==> flow/design.v <==
module FA_Structural(a,b,cin,sum,cout);
	input a,b,cin;
    output sum,cout;
    wire x,y,z;
    xor(x,a,b);
    xor(sum,x,cin);
    and(y,cin,x);
    and(z,a,b);
    or(cout,y,z);
endmodule
module RPA(a,b,cin,sum,cout);
	input [63:0] a,b;
    input cin;
    output wire [63:0] sum;
    output wire cout;
	wire c0,c1,c2,c3,c4,c5,c6,c7,c8,c9,c10,c11,c12,c13,c14,c15,c16,c17,c18,c19,c20,c21,c22,c23,c24,c25,c26,c27,c28,c29,c30,c31,c32,c33,c34,c35,c36,c37,c38,c39,c40,c41,c42,c43,c44,c45,c46,c47,c48,c49,c50,c51,c52,c53,c54,c55,c56,c57,c58,c59,c60,c61,c62;
	FA_Structural fa1(a[0],b[0],cin,sum[0],c0);
	FA_Structural fa2(a[1],b[1],c0,sum[1],c1);
	FA_Structural fa3(a[2],b[2],c1,sum[2],c2);
	FA_Structural fa4(a[3],b[3],c2,sum[3],c3);
    FA_Structural fa5(a[4],b[4],c3,sum[4],c4);
    FA_Structural fa6(a[5],b[5],c4,sum[5],c5);
    FA_Structural fa7(a[6],b[6],c5,sum[6],c6);
    FA_Structural fa8(a[7],b[7],c6,sum[7],c7);
    FA_Structural fa9(a[8],b[8],c7,sum[8],c8);
    FA_Structural fa10(a[9],b[9],c8,sum[9],c9);
    FA_Structural fa11(a[10],b[10],c9,sum[10],c10);
    FA_Structural fa12(a[11],b[11],c10,sum[11],c11);
    FA_Structural fa13(a[12],b[12],c11,sum[12],c12);
    FA_Structural fa14(a[13],b[13],c12,sum[13],c13);
    FA_Structural fa15(a[14],b[14],c13,sum[14],c14);
    FA_Structural fa16(a[15],b[15],c14,sum[15],c15);
    FA_Structural fa17(a[16],b[16],c15,sum[16],c16);
    FA_Structural fa18(a[17],b[17],c16,sum[17],c17);
    FA_Structural fa19(a[18],b[18],c17,sum[18],c18);
    FA_Structural fa20(a[19],b[19],c18,sum[19],c19);
    FA_Structural fa21(a[20],b[20],c19,sum[20],c20);
    FA_Structural fa22(a[21],b[21],c20,sum[21],c21);
    FA_Structural fa23(a[22],b[22],c21,sum[22],c22);
    FA_Structural fa24(a[23],b[23],c22,sum[23],c23);
    FA_Structural fa25(a[24],b[24],c23,sum[24],c24);
    FA_Structural fa26(a[25],b[25],c24,sum[25],c25);
    FA_Structural fa27(a[26],b[26],c25,sum[26],c26);
    FA_Structural fa28(a[27],b[27],c26,sum[27],c27);
    FA_Structural fa29(a[28],b[28],c27,sum[28],c28);
    FA_Structural fa30(a[29],b[29],c28,sum[29],c29);
    FA_Structural fa31(a[30],b[30],c29,sum[30],c30);
    FA_Structural fa32(a[31],b[31],c30,sum[31],c31);
    FA_Structural fa33(a[32],b[32],c31,sum[32],c32);
    FA_Structural fa34(a[33],b[33],c32,sum[33],c33);
    FA_Structural fa35(a[34],b[34],c33,sum[34],c34);
    FA_Structural fa36(a[35],b[35],c34,sum[35],c35);
    FA_Structural fa37(a[36],b[36],c35,sum[36],c36);	
    FA_Structural fa38(a[37],b[37],c36,sum[37],c37);
    FA_Structural fa39(a[38],b[38],c37,sum[38],c38);
    FA_Structural fa40(a[39],b[39],c38,sum[39],c39);
    FA_Structural fa41(a[40],b[40],c39,sum[40],c40);
    FA_Structural fa42(a[41],b[41],c40,sum[41],c41);
    FA_Structural fa43(a[42],b[42],c41,sum[42],c42);
    FA_Structural fa44(a[43],b[43],c42,sum[43],c43);
    FA_Structural fa45(a[44],b[44],c43,sum[44],c44);
    FA_Structural fa46(a[45],b[45],c44,sum[45],c45);
    FA_Structural fa47(a[46],b[46],c45,sum[46],c46);
    FA_Structural fa48(a[47],b[47],c46,sum[47],c47);
    FA_Structural fa49(a[48],b[48],c47,sum[48],c48);
    FA_Structural fa50(a[49],b[49],c48,sum[49],c49);
    FA_Structural fa51(a[50],b[50],c49,sum[50],c50);
    FA_Structural fa52(a[51],b[51],c50,sum[51],c51);
    FA_Structural fa53(a[52],b[52],c51,sum[52],c52);
    FA_Structural fa54(a[53],b[53],c52,sum[53],c53);
    FA_Structural fa55(a[54],b[54],c53,sum[54],c54);
    FA_Structural fa56(a[55],b[55],c54,sum[55],c55);
    FA_Structural fa57(a[56],b[56],c55,sum[56],c56);
    FA_Structural fa58(a[57],b[57],c56,sum[57],c57);
    FA_Structural fa59(a[58],b[58],c57,sum[58],c58);
    FA_Structural fa60(a[59],b[59],c58,sum[59],c59);
    FA_Structural fa61(a[60],b[60],c59,sum[60],c60);
    FA_Structural fa62(a[61],b[61],c60,sum[61],c61);
    FA_Structural fa63(a[62],b[62],c61,sum[62],c62);
    FA_Structural fa64(a[63],b[63],c62,sum[63],cout);
endmodule
module swap(input [63:0]in1, input [63:0]in2, output reg [63:0]out1, output reg [63:0]out2);
    always @(in1 or in2)
    begin
        if(in2[62:0]>in1[62:0])
        begin
            out2 = in1;
            out1 = in2;
        end
        else
        begin
            out1 = in1;
            out2 = in2;
        end
    end
endmodule
module shifter(input [63:0]A, input [10:0]shift, output [63:0]B);
    assign B = A>>shift;
endmodule
module split(input [63:0]A, output sign, output [10:0]exp, output [51:0]man);
    assign sign = A[63];
    assign exp  = A[62:52];
    assign man  = A[51:0];
endmodule
module dfa(input [63:0] I1, input [63:0] I2, output reg [63:0] Final_exp);
    wire[63:0] A,B;
    swap SW(I1,I2,A,B); 
    wire S1,S2;        
    wire [10:0] E1,E2; 
    wire [51:0] M1,M2; 
    split SP1(A,S1,E1,M1); 
    split SP2(B,S2,E2,M2); 
    wire [10:0]Expdiff; 
    assign Expdiff = E1-E2;
    wire [63:0] T1,T2,T3;  
    assign T1= {|E1,M1};   
    assign T2= {|E2,M2};   
    shifter BS(T2,Expdiff,T3); 
    wire [63:0]T4;
    assign T4 = {64{S1^S2}}^T3; 
    wire [63:0]Sum;
    wire Carry;
    RPA C1(T1,T4,S1^S2,Sum,Carry); 
    reg [51:0] M3,tmp; 
    reg [10:0] E3;
    integer i, j;
    reg found;
    always @(*)
    begin
        i=53;
        j=0;
        found=1'b0;
        tmp=Sum[51:0];
        if(Sum[53]==1)
        begin 
            M3=Sum[52:1];
            E3 = E1 + 1'b1;
        end
        else if(Sum[52]==0)
        begin
            for(j=1;j<=52;j=j+1)
            begin
                if(!found && Sum[52-j]==1'b1)
                begin
                    i=j;
                    found=1'b1;
                end
            end
            E3=E1-i;
            tmp=Sum[51:0];
            M3=tmp<<i;
        end
        else
        begin
            M3=Sum[51:0];
            E3=E1;
        end
    end
    always@(*) begin
        if(&E1 == 1'b1 || &E2 == 1'b1) begin
            Final_exp = 64'b0_11111111111_1111111111111111111111111111111111111111111111111111;	
        end
        else if((|E1== 1'b0) && (|M1[51:0]== 1'b0)) begin
            Final_exp = {S2,E2,M2[51:0]};
        end
        else if((|E2== 1'b0) && (|M2[51:0]== 1'b0)) begin
            Final_exp = {S1,E1,M1[51:0]};
        end
        else if(Sum[63:0] == 63'b0) begin
            Final_exp=64'b0;
        end
        else begin
            Final_exp = {S1,{11{|Sum}} & E3,M3};
        end
    end
endmodule
module fp64_add(input clk, input [63:0] a, input [63:0] b, output reg [63:0] s);
    reg  [63:0] a_q, b_q;
    wire [63:0] sum;
    dfa u_dfa(.I1(a_q), .I2(b_q), .Final_exp(sum));
    always @(posedge clk) begin
        a_q <= a;
        b_q <= b;
        s   <= sum;
    end
endmodule
---- Tool chain data of fp64_add ----
The steps from the RTL of fp64_add to its reports follow in flow order.
Line numbers count from 1 in the design file above.
Operators: Yosys type, input widths -> output width; for muxes data width and select width s.
Cell names lack the library's common part.
Not given: n/a
set-up
  design top .............................. fp64_add
  clock ................................... clk
  cell library ............................ sky130hd
  timing corner ........................... tt_025C_1v80

---- Word level ----
Yosys after proc, flatten, opt, wreduce and memory -nomap, before mapping. Enables and synchronous resets that opt folds into registers are not counted as muxes. Memory bits, and registers merged into a memory's read port (data or address), are not among the register bits. Print and check cells are not counted. Equal cells are merged and count once.
operators by class
  bitwise logic cells ..................... 293
  shift-type cells ........................ 2
  reduce/logical cells .................... 113
  mux-type cells .......................... 216
  add/sub/neg operators ................... 3
  order comparisons ....................... 1
operators with widths
  kind                   number
  $mux 32                53
  $mux 64                5
  $mux 1                 153
  $xor 1x1->1            118
  $and 1x1->1            116
  $reduce_or 52->1       2
  $mux 52                2
  $shr 53x11->64         1
  $xor 64x64->64         1
  $logic_not 64->1       1
  $reduce_or 64->1       1
  $gt 63x63->1           1
  $or 1x1->1             53
  $logic_and 1x1->1      53
  $shl 52x32->52         1
  $logic_not 1->1        51
  $sub 11x11->11         2
  $reduce_and 11->1      2
  $reduce_or 11->1       2
  $mux 11                2
  $add 11x1->11 const B  1
  $and 11x11->11         1
  $mux 6                 1
  $not 1->1              4
  $logic_or 1x1->1       1
storage and ports
  output and inout port bits .............. 64
  bits in registers ....................... 192

---- Logic depth ----
Longest topological path by Yosys (ltp), each cell counted once; first at word level (registers and memories cut), then after technology mapping (sequential cells cut; the memories' decode and read muxes count).
logic depth
  depth in word-level cells ............... 376
  ABC_AREA ................................ 0
  depth in mapped cells ................... 116
  gate-level depth less buffers ........... 100

---- After synthesis ----
The flow's flattened synthesis, as Yosys stat reports it; memories are mapped. The netlist is that of the ABC_AREA named above (0 if unset); the other value can give another one.
Totals and module areas in this step are rounded.
mapped netlist
  buffer cells ............................ 196
  flip-flops .............................. 192
  cell area after synthesis ............... 20000 um^2
  cells in the netlist .................... 2719
cells by type
  type      number
  dfxtp_1   192
  mux2i_1   129
  nand2_1   341
  a21oi_1   254
  fa_1      53
  nor2_1    264
  ha_1      73
  o21ai_0   173
  mux4_2    31
  xnor2_1   67
  inv_1     143
  clkbuf_1  137
  a221oi_1  54
  o211ai_1  52
  nor4_1    57
  nand3_1   62
  nand4_1   46
  a211oi_1  34
Other cell types: 80; their cells: 557.
By module: a second synthesis without flattening, with its own total; a netlist apart from the flattened one above.
unflattened totals
  cell total of the unflattened synthesis .. 2727
  area total of the unflattened synthesis .. 24000 um^2
Rows give one instance, submodules left out.
by module
  module         area (um^2)  cells  times used  sequential area (um^2)
  dfa            8800         1421   1           0.0
  shifter        5300         553    1           0.0
  fp64_add       3800         192    1           3800
  swap           3800         369    1           0.0
  FA_Structural  20           1      64          0.0
  split          480          64     2           0.0
  RPA            0.0          0      1           0.0

---- Path before layout ----
Source: OpenSTA report_checks on the synthesized netlist (no wires, ideal clock, input and output delay 20% of the period each), path of least setup slack; recovery checks are left aside. Register names are those of the netlist, which keeps one name where synthesis merged equal registers.
timing path after synthesis
  path type ............................... register -> register
  start ................................... register a_q[55]
  end ..................................... register s[61]
  required time ........................... 29.859 ns
  path buffers ............................ 19
  period .................................. 30.0 ns
  delay of the path ....................... 32.370 ns
  time at the first pin ................... 0.000 ns
  driving pins on the path ................ 110
  data arrival time ....................... 32.229 ns
  path slack .............................. -2.370 ns
  period reached after synthesis .......... 32.37 ns
"delay of the path" = arrival - input delay + setup time.
"driving pins on the path": output pins that drive a net of the path, with the launching flip-flop's if there is one; two outputs of one cell count as two.
"period reached after synthesis" is the clock period less the worst setup slack; recovery checks do not enter. This is arithmetic on one report: input and output delays are still those of the set period (20% each).
The rows between start and end are the longest chain of elaborated cells between them; the timing report does not say that the signal goes this way. Where chains are equally long, one stands for them.
Each line given opens the expression or statement behind the cell; cells for indexed reads and writes are added by Yosys, which also makes memories of some case tables.
on the way, after synthesis
  cells stage by stage .................... dfxtp_1 -> clkbuf_1 -> inv_1 -> ha_1 -> clkbuf_1 -> nand4_1 -> a211oi_1 -> o21ai_2 -> nand2_4 -> buf_6 -> buf_6 -> clkbuf_1 -> buf_1 -> buf_1 -> clkbuf_1 -> clkbuf_1 -> clkbuf_1 -> clkbuf_1 -> [... 74 more ...] -> inv_1 -> or3_1 -> o41ai_1 -> inv_2 -> clkbuf_1 -> clkbuf_1 -> ha_1 -> a21o_1 -> a21o_1 -> and2_1 -> o21ai_0 -> nand2b_1 -> a2111oi_0 -> and3_1 -> o21ai_0 -> xor2_1 -> nand2_1 -> o211ai_1
  length of the longest elaborated chain .. 376
  elaborated cells between the ends (all ways) .. 625
  classes of those cells .................. add/sub: 3; compare: 1; shift: 1; mux: 214; logic: 293; reduce/logical: 113
RTL lines, path after synthesis
  item                line  text
  start: declaration  178   reg  [63:0] a_q, b_q;
  start: assignment   182   a_q <= a;
  $gt 63x63->1        85    if(in2[62:0]>in1[62:0])
  $mux 64             85
  $sub 11x11->11      114   assign Expdiff = E1-E2;
  $shr 53x11->64      98    assign B = A>>shift;
  $xor 64x64->64      120   assign T4 = {64{S1^S2}}^T3;
  $xor 1x1->1         5     xor(x,a,b);
  $and 1x1->1         7     and(y,cin,x);
  [... 362 more ...]  n/a
  $sub 11x11->11      149   E3=E1-i;
  $mux 11             139   else if(Sum[52]==0)
  $mux 11             134   if(Sum[53]==1)
  $and 11x11->11      173   Final_exp = {S1,{11{|Sum}} & E3,M3};
  $mux 64             169   else if(Sum[63:0] == 63'b0) begin
  $mux 64             166   else if((|E2== 1'b0) && (|M2[51:0]== 1'b0)) begin
  $mux 64             163   else if((|E1== 1'b0) && (|M1[51:0]== 1'b0)) begin
  end: assignment     184   s   <= sum;
  end: declaration    177   module fp64_add(input clk, input [63:0] a, input [63:0] b, output reg [63:0] s);

---- Worst path after layout ----
Path of least setup slack in the final report of entry A (OpenROAD, finished layout, wires in). Where an end is a register, its clock arrival counts in the times.
timing path after layout
  path type ............................... register -> register
  start ................................... register a_q[10]
  end ..................................... register s[31]
  period .................................. 30.0 ns
  required time ........................... 30.41 ns
  path slack .............................. 0.70 ns
  data arrival time ....................... 29.71 ns
  driving pins on the path ................ 93
  path buffers ............................ 2
  time at the first pin ................... 0.51 ns
The rows between start and end are the longest chain of elaborated cells between them; the timing report does not say that the signal goes this way. Where chains are equally long, one stands for them.
on the way, after layout
  cells stage by stage .................... dfxtp_2 -> inv_1 -> ha_1 -> and4_4 -> a221oi_2 -> a21boi_1 -> o41a_1 -> o311ai_4 -> nand2_4 -> nor2_1 -> a21oi_1 -> ha_2 -> o21ai_2 -> o211ai_1 -> a2111o_1 -> o31ai_4 -> nand3_4 -> or3_4 -> [... 57 more ...] -> nor4_4 -> nand2_2 -> nor4_2 -> inv_1 -> nor2_1 -> o21ai_0 -> o21ai_0 -> o21ai_0 -> o21ai_1 -> o41ai_4 -> buf_4 -> and2_1 -> a21o_1 -> mux2i_1 -> buf_4 -> o211ai_1 -> a21oi_1 -> o31a_1
  length of the longest elaborated chain .. 375
  elaborated cells between the ends (all ways) .. 622
  classes of those cells .................. add/sub: 1; compare: 1; shift: 2; mux: 214; logic: 292; reduce/logical: 112
RTL lines, path after layout
  item                line  text
  start: declaration  178   reg  [63:0] a_q, b_q;
  start: assignment   182   a_q <= a;
  $gt 63x63->1        85    if(in2[62:0]>in1[62:0])
  $mux 64             85
  $sub 11x11->11      114   assign Expdiff = E1-E2;
  $shr 53x11->64      98    assign B = A>>shift;
  $xor 64x64->64      120   assign T4 = {64{S1^S2}}^T3;
  $xor 1x1->1         5     xor(x,a,b);
  $and 1x1->1         7     and(y,cin,x);
  [... 361 more ...]  n/a
  $mux 32             134   if(Sum[53]==1)
  $shl 52x32->52      151   M3=tmp<<i;
  $mux 52             139   else if(Sum[52]==0)
  $mux 52             134
  $mux 64             169   else if(Sum[63:0] == 63'b0) begin
  $mux 64             166   else if((|E2== 1'b0) && (|M2[51:0]== 1'b0)) begin
  $mux 64             163   else if((|E1== 1'b0) && (|M1[51:0]== 1'b0)) begin
  end: assignment     184   s   <= sum;
  end: declaration    177   module fp64_add(input clk, input [63:0] a, input [63:0] b, output reg [63:0] s);

Subject: flow runs of fp64_add

Hi,

Record of 4 stored runs of the RTL-to-layout flow on fp64_add, platform sky130hd. The runs are unordered. Constraints: input delay and output delay 20% of the set period each, output load 0.01 pF.
"achieved clock period": clock period set for the run, less the worst setup slack. It is reckoned from that one timing run; input and output delays stay at 20% of the period that was set.
"worst setup path time" is the time allowed to the run's worst setup path (the clock period less input and output delay, where it has them) less its slack. Clock arrival times count: a late capture clock shortens it, a late launch clock lengthens it.
The results are shown rounded.

======== entry A ========
==> flow/run.sh <==
#!/bin/bash
# the make line also repeats the synthesis and layout settings of config.mk as NAME=value (left out here)
make -C /OpenROAD-flow-scripts/flow DESIGN_CONFIG=/design/flow/config.mk WORK_HOME=/design/flow/orfs CLKGATE_MAP_FILE= finish
==> flow/config.mk <==
export PLATFORM = sky130hd
export DESIGN_NAME = fp64_add
export DESIGN_NICKNAME = fp64_add
export VERILOG_FILES = /design/flow/design.v
export SDC_FILE = /design/flow/constraint.sdc
export NUM_CORES = 4
export LEC_CHECK = 0
export CAP_MARGIN = 20
export CELL_PAD_IN_SITES_DETAIL_PLACEMENT = 1
export CORE_MARGIN = 2
export CORE_UTILIZATION = 25
export CTS_CLUSTER_DIAMETER = 93
export SLEW_MARGIN = 10
==> flow/constraint.sdc <==
create_clock -name core_clock -period 30.0 [get_ports {clk}]
set_input_delay 6.0000 -clock core_clock [delete_from_list [all_inputs] [get_ports {clk}]]
set_output_delay 6.0000 -clock core_clock [all_outputs]
set_load 0.01 [all_outputs]

-------- measured, entry A --------
  cell area after synthesis ............... 20000 um^2
  area inside the die boundary ............ 83000 um^2
  standard-cell area after layout ......... 25000 um^2
  final design utilization ................ 0.31
  smallest setup slack .................... 0.70 ns
  setup total negative slack .............. 0.000 ns
  achieved clock period ................... 29.300 ns
  worst setup path time ................... 29.30 ns
  kind of the worst setup path ............ register -> register

======== entry B ========
==> flow/run.sh <==
#!/bin/bash
# the make line also repeats the synthesis and layout settings of config.mk as NAME=value (left out here)
make -C /OpenROAD-flow-scripts/flow DESIGN_CONFIG=/design/flow/config.mk WORK_HOME=/design/flow/orfs CLKGATE_MAP_FILE= finish
==> flow/config.mk <==
export PLATFORM = sky130hd
export DESIGN_NAME = fp64_add
export DESIGN_NICKNAME = fp64_add
export VERILOG_FILES = /design/flow/design.v
export SDC_FILE = /design/flow/constraint.sdc
export NUM_CORES = 4
export LEC_CHECK = 0
export CAP_MARGIN = 20
export CORE_MARGIN = 2
export CORE_UTILIZATION = 25
export SLEW_MARGIN = 20
==> flow/constraint.sdc <==
create_clock -name core_clock -period 30.0 [get_ports {clk}]
set_input_delay 6.0000 -clock core_clock [delete_from_list [all_inputs] [get_ports {clk}]]
set_output_delay 6.0000 -clock core_clock [all_outputs]
set_load 0.01 [all_outputs]

-------- measured, entry B --------
  cell area after synthesis ............... 20000 um^2
  area inside the die boundary ............ 83000 um^2
  standard-cell area after layout ......... 25000 um^2
  final design utilization ................ 0.31
  smallest setup slack .................... 0.74 ns
  setup total negative slack .............. 0.000 ns
  achieved clock period ................... 29.259 ns
  worst setup path time ................... 29.26 ns
  kind of the worst setup path ............ register -> register

======== entry C ========
==> flow/run.sh <==
#!/bin/bash
# the make line also repeats the synthesis and layout settings of config.mk as NAME=value (left out here)
make -C /OpenROAD-flow-scripts/flow DESIGN_CONFIG=/design/flow/config.mk WORK_HOME=/design/flow/orfs CLKGATE_MAP_FILE= finish
==> flow/config.mk <==
export PLATFORM = sky130hd
export DESIGN_NAME = fp64_add
export DESIGN_NICKNAME = fp64_add
export VERILOG_FILES = /design/flow/design.v
export SDC_FILE = /design/flow/constraint.sdc
export NUM_CORES = 4
export LEC_CHECK = 0
export CAP_MARGIN = 20
export CELL_PAD_IN_SITES_DETAIL_PLACEMENT = 2
export CELL_PAD_IN_SITES_GLOBAL_PLACEMENT = 2
export CORE_ASPECT_RATIO = 0.53
export CORE_MARGIN = 2
export CORE_UTILIZATION = 25
export CTS_CLUSTER_DIAMETER = 104
export CTS_CLUSTER_SIZE = 58
export GPL_TIMING_DRIVEN = 1
export HOLD_SLACK_MARGIN = -0.09
export MAX_ROUTING_LAYER = met4
export MIN_ROUTING_LAYER = met2
export PLACE_DENSITY_LB_ADDON = 0.04
export SLEW_MARGIN = 10
export TNS_END_PERCENT = 100
==> flow/constraint.sdc <==
create_clock -name core_clock -period 16.9 [get_ports {clk}]
set_input_delay 3.3800 -clock core_clock [delete_from_list [all_inputs] [get_ports {clk}]]
set_output_delay 3.3800 -clock core_clock [all_outputs]
set_load 0.01 [all_outputs]

-------- entry C --------
  stopped before the end: routing reported GRT-0116

======== entry D ========
==> flow/run.sh <==
#!/bin/bash
# the make line also repeats the synthesis and layout settings of config.mk as NAME=value (left out here)
make -C /OpenROAD-flow-scripts/flow DESIGN_CONFIG=/design/flow/config.mk WORK_HOME=/design/flow/orfs CLKGATE_MAP_FILE= finish
==> flow/config.mk <==
export PLATFORM = sky130hd
export DESIGN_NAME = fp64_add
export DESIGN_NICKNAME = fp64_add
export VERILOG_FILES = /design/flow/design.v
export SDC_FILE = /design/flow/constraint.sdc
export NUM_CORES = 4
export LEC_CHECK = 0
export CAP_MARGIN = 20
export CELL_PAD_IN_SITES_DETAIL_PLACEMENT = 2
export CELL_PAD_IN_SITES_GLOBAL_PLACEMENT = 2
export CORE_ASPECT_RATIO = 0.53
export CORE_MARGIN = 2
export CORE_UTILIZATION = 25
export CTS_CLUSTER_DIAMETER = 104
export CTS_CLUSTER_SIZE = 57
export GPL_TIMING_DRIVEN = 1
export HOLD_SLACK_MARGIN = -0.09
export MIN_ROUTING_LAYER = met2
export PLACE_DENSITY_LB_ADDON = 0.04
export SLEW_MARGIN = 10
export TNS_END_PERCENT = 100
==> flow/constraint.sdc <==
create_clock -name core_clock -period 16.9 [get_ports {clk}]
set_input_delay 3.3800 -clock core_clock [delete_from_list [all_inputs] [get_ports {clk}]]
set_output_delay 3.3800 -clock core_clock [all_outputs]
set_load 0.01 [all_outputs]

-------- entry D --------
  stopped before the end: routing reported GRT-0116

Regards
